==> flow/design.v <==
module calc_mvd_cost (
    input                       ap_clk,
    input                       ap_rst,
    input                       ap_start,
    input                       ap_ce,
    output logic                ap_done,
    output logic                ap_ready,
    output logic                ap_idle,
    input        [31:0]         x,
    input        [31:0]         y,
    input        [31:0]         mv_shift,
    input        [15:0]         mv_cand_0,
    input        [15:0]         mv_cand_1,
    input        [15:0]         mv_cand_2,
    input        [15:0]         mv_cand_3,
    output logic [63:0]         bitcost,
    output logic                bitcost_ap_vld,
    input        [63:0]         lambda_sqrt_integer_int64,
    input        [63:0]         lambda_sqrt_decimal_int64,
    output logic [63:0]         mvd_cost_int64,
    output logic                mvd_cost_int64_ap_vld
);
    localparam LAMBDA_DECIMAL_SHIFT_BITS = 14;
    localparam CTX_FRAC_BITS = 15;
    logic [31:0] x_shifted, y_shifted;
    logic [63:0] lambda_sqrt_integer_reg, lambda_sqrt_decimal_reg;
    logic [63:0] lambda_sqrt_integer_s2, lambda_sqrt_decimal_s2;
    logic [63:0] lambda_sqrt_integer_s3, lambda_sqrt_decimal_s3;
    logic [15:0] mv_cand_reg[4];
    logic [3:0] pipeline_valid;
    logic same_cand;
    logic [63:0] cand1_cost, cand2_cost;
    logic [63:0] selected_cost;
    logic [63:0] bitcost_s3;
    logic [63:0] cost_mult_lambda_int;
    logic [63:0] cost_mult_lambda_dec;
    logic ap_idle_r;
    logic ap_done_r;
    always_ff @(posedge ap_clk or posedge ap_rst) begin
        if (ap_rst) begin
            ap_idle_r <= 1'b1;
            ap_done_r <= 1'b0;
            x_shifted <= 32'b0;
            y_shifted <= 32'b0;
            lambda_sqrt_integer_reg <= 64'b0;
            lambda_sqrt_decimal_reg <= 64'b0;
            mv_cand_reg[0] <= 16'b0;
            mv_cand_reg[1] <= 16'b0;
            mv_cand_reg[2] <= 16'b0;
            mv_cand_reg[3] <= 16'b0;
            pipeline_valid[0] <= 1'b0;
            same_cand <= 1'b0;
            cand1_cost <= 64'b0;
            cand2_cost <= 64'b0;
            lambda_sqrt_integer_s2 <= 64'b0;
            lambda_sqrt_decimal_s2 <= 64'b0;
            pipeline_valid[1] <= 1'b0;
            selected_cost <= 0;
            lambda_sqrt_integer_s3 <= 64'b0;
            lambda_sqrt_decimal_s3 <= 64'b0;
            pipeline_valid[2] <= 1'b0;
            bitcost_s3 <= 64'b0;
            cost_mult_lambda_int <= 64'b0;
            cost_mult_lambda_dec <= 64'b0;
            pipeline_valid[3] <= 1'b0;
            bitcost <= 64'b0;
            bitcost_ap_vld <= 1'b0;
            mvd_cost_int64 <= 64'b0;
            mvd_cost_int64_ap_vld <= 1'b0;
        end
        else if (ap_ce) begin
            ap_idle_r <= ap_idle;
            ap_done_r <= ap_done;
            if (ap_start) begin
                x_shifted <= x << mv_shift;
                y_shifted <= y << mv_shift;
                lambda_sqrt_integer_reg <= lambda_sqrt_integer_int64;
                lambda_sqrt_decimal_reg <= lambda_sqrt_decimal_int64;
                mv_cand_reg[0] <= mv_cand_0;
                mv_cand_reg[1] <= mv_cand_1;
                mv_cand_reg[2] <= mv_cand_2;
                mv_cand_reg[3] <= mv_cand_3;
                pipeline_valid[0] <= 1'b1;
            end
            else begin
                pipeline_valid[0] <= 1'b0;
            end
            pipeline_valid[1] <= pipeline_valid[0];
            lambda_sqrt_integer_s2 <= lambda_sqrt_integer_reg;
            lambda_sqrt_decimal_s2 <= lambda_sqrt_decimal_reg;
                same_cand <= (mv_cand_reg[0] == mv_cand_reg[2]) && (mv_cand_reg[1] == mv_cand_reg[3]);
                cand1_cost <= get_mvd_coding_cost(
                    $signed(x_shifted) - $signed(mv_cand_reg[0]),
                    $signed(y_shifted) - $signed(mv_cand_reg[1])
                );
                cand2_cost <= get_mvd_coding_cost(
                    $signed(x_shifted) - $signed(mv_cand_reg[2]),
                    $signed(y_shifted) - $signed(mv_cand_reg[3])
                );
            pipeline_valid[2] <= pipeline_valid[1];
            lambda_sqrt_integer_s3 <= lambda_sqrt_integer_s2;
            lambda_sqrt_decimal_s3 <= lambda_sqrt_decimal_s2;
                if (same_cand) begin
                    selected_cost <= cand1_cost;
                end
                else begin
                    selected_cost <= (cand2_cost < cand1_cost) ? cand2_cost : cand1_cost;
                end
            pipeline_valid[3] <= pipeline_valid[2];
                bitcost_s3 <= selected_cost;
                cost_mult_lambda_int <= selected_cost * lambda_sqrt_integer_s3;
                cost_mult_lambda_dec <= selected_cost * lambda_sqrt_decimal_s3;
            bitcost_ap_vld <= pipeline_valid[3];
            mvd_cost_int64_ap_vld <= pipeline_valid[3];
                bitcost <= bitcost_s3;
                mvd_cost_int64 <= cost_mult_lambda_int + (cost_mult_lambda_dec >> LAMBDA_DECIMAL_SHIFT_BITS);
        end
    end
    assign ap_ready = 1'b1;
    assign ap_done  = mvd_cost_int64_ap_vld;
    always_comb begin
        ap_idle = ap_idle_r;
        if (ap_start && ap_ce) begin
            ap_idle = 0;
        end
        else if (ap_done_r && ap_ce) begin
            ap_idle = 1;
        end
    end
    function automatic logic [63:0] get_mvd_coding_cost(input logic signed [31:0] mvd_hor, input logic signed [31:0] mvd_ver);
        logic [63:0] bitcost_temp;
        logic [63:0] x_abs, y_abs;
        logic [63:0] Q;
        logic [63:0] a, b;
        bitcost_temp = 64'd4 << CTX_FRAC_BITS;
        x_abs = (mvd_hor < 0) ? -mvd_hor : mvd_hor;
        y_abs = (mvd_ver < 0) ? -mvd_ver : mvd_ver;
        Q = 64'd1 << CTX_FRAC_BITS;
        bitcost_temp += (x_abs == 1) ? Q : 64'b0;
        bitcost_temp += (y_abs == 1) ? Q : 64'b0;
        a = get_ep_ex_golomb_bitcost_withpow(x_abs);
        b = get_ep_ex_golomb_bitcost_withpow(y_abs);
        get_mvd_coding_cost = ((a + b + bitcost_temp) >> CTX_FRAC_BITS) << 34;
    endfunction
    function automatic logic [63:0] get_ep_ex_golomb_bitcost_withpow(input logic [63:0] symbol);
        if (symbol >= 32768)
            get_ep_ex_golomb_bitcost_withpow = 64'd983040;
        else if (symbol >= 16384)
            get_ep_ex_golomb_bitcost_withpow = 64'd917504;
        else if (symbol >= 8192)
            get_ep_ex_golomb_bitcost_withpow = 64'd851968;
        else if (symbol >= 4096)
            get_ep_ex_golomb_bitcost_withpow = 64'd786432;
        else if (symbol >= 2048)
            get_ep_ex_golomb_bitcost_withpow = 64'd720896;
        else if (symbol >= 1024)
            get_ep_ex_golomb_bitcost_withpow = 64'd655360;
        else if (symbol >= 512)
            get_ep_ex_golomb_bitcost_withpow = 64'd589824;
        else if (symbol >= 256)
            get_ep_ex_golomb_bitcost_withpow = 64'd524288;
        else if (symbol >= 128)
            get_ep_ex_golomb_bitcost_withpow = 64'd458752;
        else if (symbol >= 64)
            get_ep_ex_golomb_bitcost_withpow = 64'd393216;
        else if (symbol >= 32)
            get_ep_ex_golomb_bitcost_withpow = 64'd327680;
        else if (symbol >= 16)
            get_ep_ex_golomb_bitcost_withpow = 64'd262144;
        else if (symbol >= 8)
            get_ep_ex_golomb_bitcost_withpow = 64'd196608;
        else if (symbol >= 4)
            get_ep_ex_golomb_bitcost_withpow = 64'd131072;
        else if (symbol >= 2)
            get_ep_ex_golomb_bitcost_withpow = 64'd65536;
        else
            get_ep_ex_golomb_bitcost_withpow = 64'd0;
    endfunction
endmodule
Memo
Re: synthesis data of calc_mvd_cost

---- From RTL to reports: calc_mvd_cost ----
Module calc_mvd_cost before and after one edit of its RTL, step after step.
"unedited" refers to lines of the RTL above, "edited" to lines of the edited file.
"change" is "edited" less "unedited", of the values as shown; "relative change" is that difference over "unedited", in percent.
Cell names lack the library's common part.
The mark -- stands for no value.
inputs
  design top .............................. calc_mvd_cost
  clock ................................... ap_clk
  library ................................. sky130hd
  library corner .......................... tt_025C_1v80

---- Diff ----
The edit as a unified diff against the file above.
A script made this edit. It changes what the design does and was not meant as an optimisation.
begin of diff
@@ -69,5 +69,5 @@
             mvd_cost_int64_ap_vld <= 1'b0;
         end
-        else if (ap_ce) begin
+        else begin
             ap_idle_r <= ap_idle;
             ap_done_r <= ap_done;
end of diff

---- Elaborated design ----
Yosys after proc, flatten, opt, wreduce and memory -nomap, before mapping. Enables and synchronous resets that opt folds into registers are not counted as muxes. Print and check cells are not counted. Equal cells are merged and count once.
bit counts
  what                             unedited  edited  change  relative change (%)
  word width x clocked read ports  0         0       0       --
  cells after elaboration          201       193     -8      -3.98
  bits in latches                  0         0       0       --
  memories                         0         0       0       --
  bits in registers                964       964     0       0.00
  bits of input ports              292       292     0       0.00
  RAM bits                         0         0       0       --
  output and inout port bits       133       133     0       0.00
  memory bits (read-only)          0         0       0       --
operators by class
  what                              unedited  edited  change  relative change (%)
  div/mod/pow operators             0         0       0       --
  $lt $le $gt $ge                   65        65      0       0.00
  reductions and logical operators  4         3       -1      -25.00
  $add $sub $neg                    17        17      0       0.00
  shift-type cells                  2         2       0       0.00
  bitwise logic cells               0         0       0       --
  multipliers                       2         2       0       0.00
  equal/unequal tests               6         6       0       0.00
  mux-type cells                    77        73      -4      -5.19
operators with widths
  cell                                                          unedited  edited  change  relative change (%)
  two-way mux 45 bit                                            4         0       -4      -100.00
  adder 45 bit                                                  2         0       -2      -100.00
  adder 20 x 20 -> 21 bit                                       0         2       +2      --
  AND reduction 2 bit                                           1         0       -1      -100.00
  two-way mux 20 bit                                            32        32      0       0.00
  two-way mux 19 bit                                            16        16      0       0.00
  two-way mux 18 bit                                            8         8       0       0.00
  two-way mux 64 bit                                            6         6       0       0.00
  equality test 64 x 1 -> 1 bit with constant B                 4         4       0       0.00
  greater-or-equal comparator 64 x 10 -> 1 bit with constant B  4         4       0       0.00
  greater-or-equal comparator 64 x 11 -> 1 bit with constant B  4         4       0       0.00
  greater-or-equal comparator 64 x 12 -> 1 bit with constant B  4         4       0       0.00
  greater-or-equal comparator 64 x 13 -> 1 bit with constant B  4         4       0       0.00
  greater-or-equal comparator 64 x 14 -> 1 bit with constant B  4         4       0       0.00
  greater-or-equal comparator 64 x 15 -> 1 bit with constant B  4         4       0       0.00
  greater-or-equal comparator 64 x 16 -> 1 bit with constant B  4         4       0       0.00
  greater-or-equal comparator 64 x 2 -> 1 bit with constant B   4         4       0       0.00
  greater-or-equal comparator 64 x 3 -> 1 bit with constant B   4         4       0       0.00
  greater-or-equal comparator 64 x 4 -> 1 bit with constant B   4         4       0       0.00
  greater-or-equal comparator 64 x 5 -> 1 bit with constant B   4         4       0       0.00
  greater-or-equal comparator 64 x 6 -> 1 bit with constant B   4         4       0       0.00
  greater-or-equal comparator 64 x 7 -> 1 bit with constant B   4         4       0       0.00
  greater-or-equal comparator 64 x 8 -> 1 bit with constant B   4         4       0       0.00
  greater-or-equal comparator 64 x 9 -> 1 bit with constant B   4         4       0       0.00
  < comparator 32 x 1 -> 1 bit with constant B                  4         4       0       0.00
  two-way mux 16 bit                                            4         4       0       0.00
  two-way mux 17 bit                                            4         4       0       0.00
  negation 32 -> 64 bit                                         4         4       0       0.00
Not every row of either side is listed.

---- Longest topological paths ----
Yosys ltp: most cells in a row. Word level: on the elaborated netlist, between registers, memories and ports. Mapped: between sequential cells and ports; inverters and the memories' decode and read muxes count.
depth
  what                           unedited  edited  change  relative change (%)
  depth after elaboration        22        21      -1      -4.55
  ABC_AREA                       0         0       --      --
  depth in mapped cells          33        33      0       0.00
  gate-level depth less buffers  31        31      0       0.00

---- Netlist ----
Yosys stat after the flow's synthesis: flattened, memories mapped to cells. It holds for the ABC_AREA given above (unset counts as 0); a run with the other value may have another netlist.
cells by type
  cell       unedited  edited  change  relative change (%)
  mux2_2     355       93      -262    -73.80
  and2_1     196       250     +54     +27.55
  a21oi_1    274       223     -51     -18.61
  nor2b_1    100       53      -47     -47.00
  o2bb2ai_1  4         50      +46     +1150.00
  xor2_1     70        113     +43     +61.43
  a211oi_1   97        58      -39     -40.21
  nand2_1    458       428     -30     -6.55
  nor3_1     105       75      -30     -28.57
  o21ai_0    208       233     +25     +12.02
  a22o_1     37        12      -25     -67.57
  clkbuf_1   194       172     -22     -11.34
  o31ai_1    38        19      -19     -50.00
  xnor2_1    189       173     -16     -8.47
  inv_1      599       585     -14     -2.34
  mux2i_1    89        75      -14     -15.73
  o2111ai_1  9         20      +11     +122.22
  and3_1     40        30      -10     -25.00
Not every row of either side is listed.
synthesis totals
  what                  unedited  edited   change   relative change (%)
  buffer cells          293       270      -23      -7.85
  mapped flip-flops     455       455      0        0.00
  cell count            5545      5121     -424     -7.65
  synthesis area (µm²)  50571.0   46945.0  -3626.0  -7.17

---- Path before layout ----
Path of least setup slack by OpenSTA after synthesis, without wires, with an ideal clock, recovery checks aside; 20% of the period is set as input and as output delay. Where synthesis merged equal registers, the netlist keeps one of their names.
timing post-synthesis
  what                               unedited                   edited                     change  relative change (%)
  path type                          register -> register       register -> register       --      --
  from                               register (name not given)  register (name not given)  --      --
  to                                 register (name not given)  register (name not given)  --      --
  path buffers                       2                          2                          0       0.00
  delay of the path (ns)             7.447                      7.310                      -0.137  -1.84
  setup time (ns)                    0.137                      0.080                      -0.057  --
  data arrival time (ns)             7.310                      7.230                      -0.080  -1.09
  driving pins on the path           30                         30                         0       0.00
  clock period (ns)                  9.0                        9.0                        0.0     0.00
  path slack (ns)                    1.553                      1.690                      +0.137  --
  launch time at the first pin (ns)  0.000                      0.000                      0.000   --
  synthesis period reached (ns)      7.447                      7.31                       -0.137  -1.84
"delay of the path" = arrival - input delay + setup time.
"driving pins on the path" counts driving pins, that of a launching flip-flop among them; a cell with two outputs on the path counts twice.
"synthesis period reached" is the clock period less the worst setup slack; recovery checks do not enter. This is arithmetic on one report: input and output delays are still those of the set period (20% each).
Between the ends stands the longest chain of elaborated cells between them, by number of cells; it is not shown to be the way that was timed. Of several equally long chains one is given.
Each line given opens the expression or statement behind the cell; cells for indexed reads and writes are added by Yosys, which also makes memories of some case tables.
on the way, post-synthesis, unedited
  cell sequence ........................... dfrtp_1 clkbuf_1 clkbuf_1 nand2_1 fa_1 inv_1 fa_1 fa_1 ha_1 ha_1 inv_1 fa_1 inv_1 ha_1 ha_1 ha_1 ha_1 ha_1 and3_1 a221o_1 nor4_1 or3_1 a31oi_1 a41oi_1 a21oi_1 a211oi_1 o21bai_1 a21oi_1 xnor2_1 a21oi_1
  cells in the longest elaborated chain ... 1
  elaborated cells on any way between the ends .. 1
  RTL lines with such cells ............... 1
  classes of those cells .................. mul (1)
ends and longest elaborated chain, post-synthesis, unedited
  what                          RTL line
  from (decl)                   33
  from (assign)                 104
  from (assign)                 107
  multiplier 64 x 64 -> 64 bit  112
  to (assign)                   64
  to (assign)                   112
  to (decl)                     36
on the way, post-synthesis, edited
  cell sequence ........................... dfrtp_1 clkbuf_1 clkbuf_1 nand2_1 fa_1 fa_1 inv_1 fa_1 ha_1 ha_1 fa_1 ha_1 ha_1 inv_1 fa_1 inv_1 ha_1 ha_1 and3_1 a21oi_1 a31o_2 o21ai_0 o21ai_0 o211ai_1 a31oi_1 o21bai_1 a21oi_1 o21bai_1 a21oi_1 xnor2_1
  cells in the longest elaborated chain ... 1
  elaborated cells on any way between the ends .. 1
  RTL lines with such cells ............... 1
  classes of those cells .................. mul (1)
ends and longest elaborated chain, post-synthesis, edited
  what                          RTL line
  from (decl)                   33
  from (assign)                 104
  from (assign)                 107
  multiplier 64 x 64 -> 64 bit  111
  to (assign)                   63
  to (assign)                   111
  to (decl)                     35

---- Worst path after layout ----
Path of least setup slack in the final report of each run of set A (OpenROAD, finished layout, wires in). Where an end is a register, its clock arrival counts in the times.
timing post-layout
  what                               unedited                   edited                     change  relative change (%)
  path type                          register -> register       register -> register       --      --
  from                               register (name not given)  register (name not given)  --      --
  to                                 register (name not given)  register (name not given)  --      --
  clock period (ns)                  8.14                       8.14                       0.00    0.00
  path slack (ns)                    0.39                       0.45                       +0.06   --
  path buffers                       0                          0                          0       --
  data arrival time (ns)             8.30                       8.26                       -0.04   -0.48
  launch time at the first pin (ns)  0.67                       0.63                       -0.04   -5.97
  driving pins on the path           30                         30                         0       0.00
  setup time (ns)                    0.11                       0.07                       -0.04   --
Between the ends stands the longest chain of elaborated cells between them, by number of cells; it is not shown to be the way that was timed. Of several equally long chains one is given.
on the way, post-layout, unedited
  cell sequence ........................... dfrtp_2 nand2_1 fa_1 inv_1 fa_1 fa_1 ha_1 ha_1 inv_1 fa_1 inv_1 ha_1 ha_1 inv_1 fa_1 inv_1 ha_1 ha_1 nand3_1 nand2_1 a41o_1 o221a_2 a41oi_1 a211o_1 o21ai_0 nor3_1 o21ai_0 a31oi_1 xnor2_1 mux2_2
  cells in the longest elaborated chain ... 1
  elaborated cells on any way between the ends .. 1
  RTL lines with such cells ............... 1
  classes of those cells .................. mul (1)
ends and longest elaborated chain, post-layout, unedited
  what                          RTL line
  from (decl)                   33
  from (assign)                 104
  from (assign)                 107
  multiplier 64 x 64 -> 64 bit  112
  to (assign)                   64
  to (assign)                   112
  to (decl)                     36
on the way, post-layout, edited
  cell sequence ........................... dfrtp_2 nand2_1 fa_1 inv_1 fa_1 fa_1 ha_1 ha_1 inv_1 fa_1 inv_1 ha_1 ha_1 inv_1 fa_1 inv_1 ha_1 ha_1 and3_1 o311ai_0 a31oi_1 nand2b_1 nand2_1 o41a_1 a21o_1 o21ai_0 o2111a_1 o21bai_1 a21oi_1 xnor2_1
  cells in the longest elaborated chain ... 1
  elaborated cells on any way between the ends .. 1
  RTL lines with such cells ............... 1
  classes of those cells .................. mul (1)
ends and longest elaborated chain, post-layout, edited
  what                          RTL line
  from (decl)                   33
  from (assign)                 104
  from (assign)                 107
  multiplier 64 x 64 -> 64 bit  112
  to (assign)                   64
  to (assign)                   112
  to (decl)                     36

---- Measured runs ----
Both versions went through the flow (Yosys, OpenROAD) with the same settings in each pair. Constraints: input delay and output delay 20% of the set period each, output load 0.01 pF.
settings, set A
  period_ns ............................... 8.14
  CAP_MARGIN .............................. 20
  CORE_MARGIN ............................. 2
  CORE_UTILIZATION ........................ 40
  SLEW_MARGIN ............................. 20
final reports, set A
  what                                       unedited  edited    change   relative change (%)
  post-route setup TNS (ns)                  0.000     0.000     0.000    --
  achieved clock period (ns)                 7.747     7.691     -0.056   -0.72
  power consumption (mW)                     19.119    6.915     -12.204  -63.83
  smallest setup slack (ns)                  0.393     0.449     +0.056   --
  final design utilization (%)               45.3      45.4      +0.1     --
  post-synthesis cell area (µm²)             50571.0   46945.0   -3626.0  -7.17
  worst hold slack in the final report (ns)  0.485     0.338     -0.147   --
  standard-cell area after layout (µm²)      56847.0   52878.2   -3968.8  -6.98
  area inside the die boundary (µm²)         129287.0  120118.0  -9169.0  -7.09
settings, set B
  CELL_PAD_IN_SITES_GLOBAL_PLACEMENT ...... 0
  CORE_ASPECT_RATIO ....................... 0.68
  CORE_MARGIN ............................. 8
  CORE_UTILIZATION ........................ 42
  GPL_TIMING_DRIVEN ....................... 0
  MAX_ROUTING_LAYER ....................... met5
  PLACE_DENSITY_LB_ADDON .................. 0.14
  period_ns ............................... 7.79
  CAP_MARGIN .............................. 20
  SLEW_MARGIN ............................. 20
final reports, set B
  what                                       unedited  edited    change   relative change (%)
  post-route setup TNS (ns)                  0.000     0.000     0.000    --
  achieved clock period (ns)                 7.515     7.617     +0.102   +1.36
  power consumption (mW)                     21.081    7.158     -13.923  -66.05
  smallest setup slack (ns)                  0.275     0.173     -0.102   --
  final design utilization (%)               49.0      49.1      +0.1     --
  post-synthesis cell area (µm²)             50571.0   46945.0   -3626.0  -7.17
  worst hold slack in the final report (ns)  0.491     0.325     -0.166   --
  standard-cell area after layout (µm²)      58785.1   54611.1   -4174.0  -7.10
  area inside the die boundary (µm²)         131973.0  122927.0  -9046.0  -6.85
"achieved clock period": clock period set for the run, less the worst setup slack. It is reckoned from that one timing run; input and output delays stay at 20% of the period that was set.
"power consumption": no workload was simulated; the value follows from the tool's default switching activity.
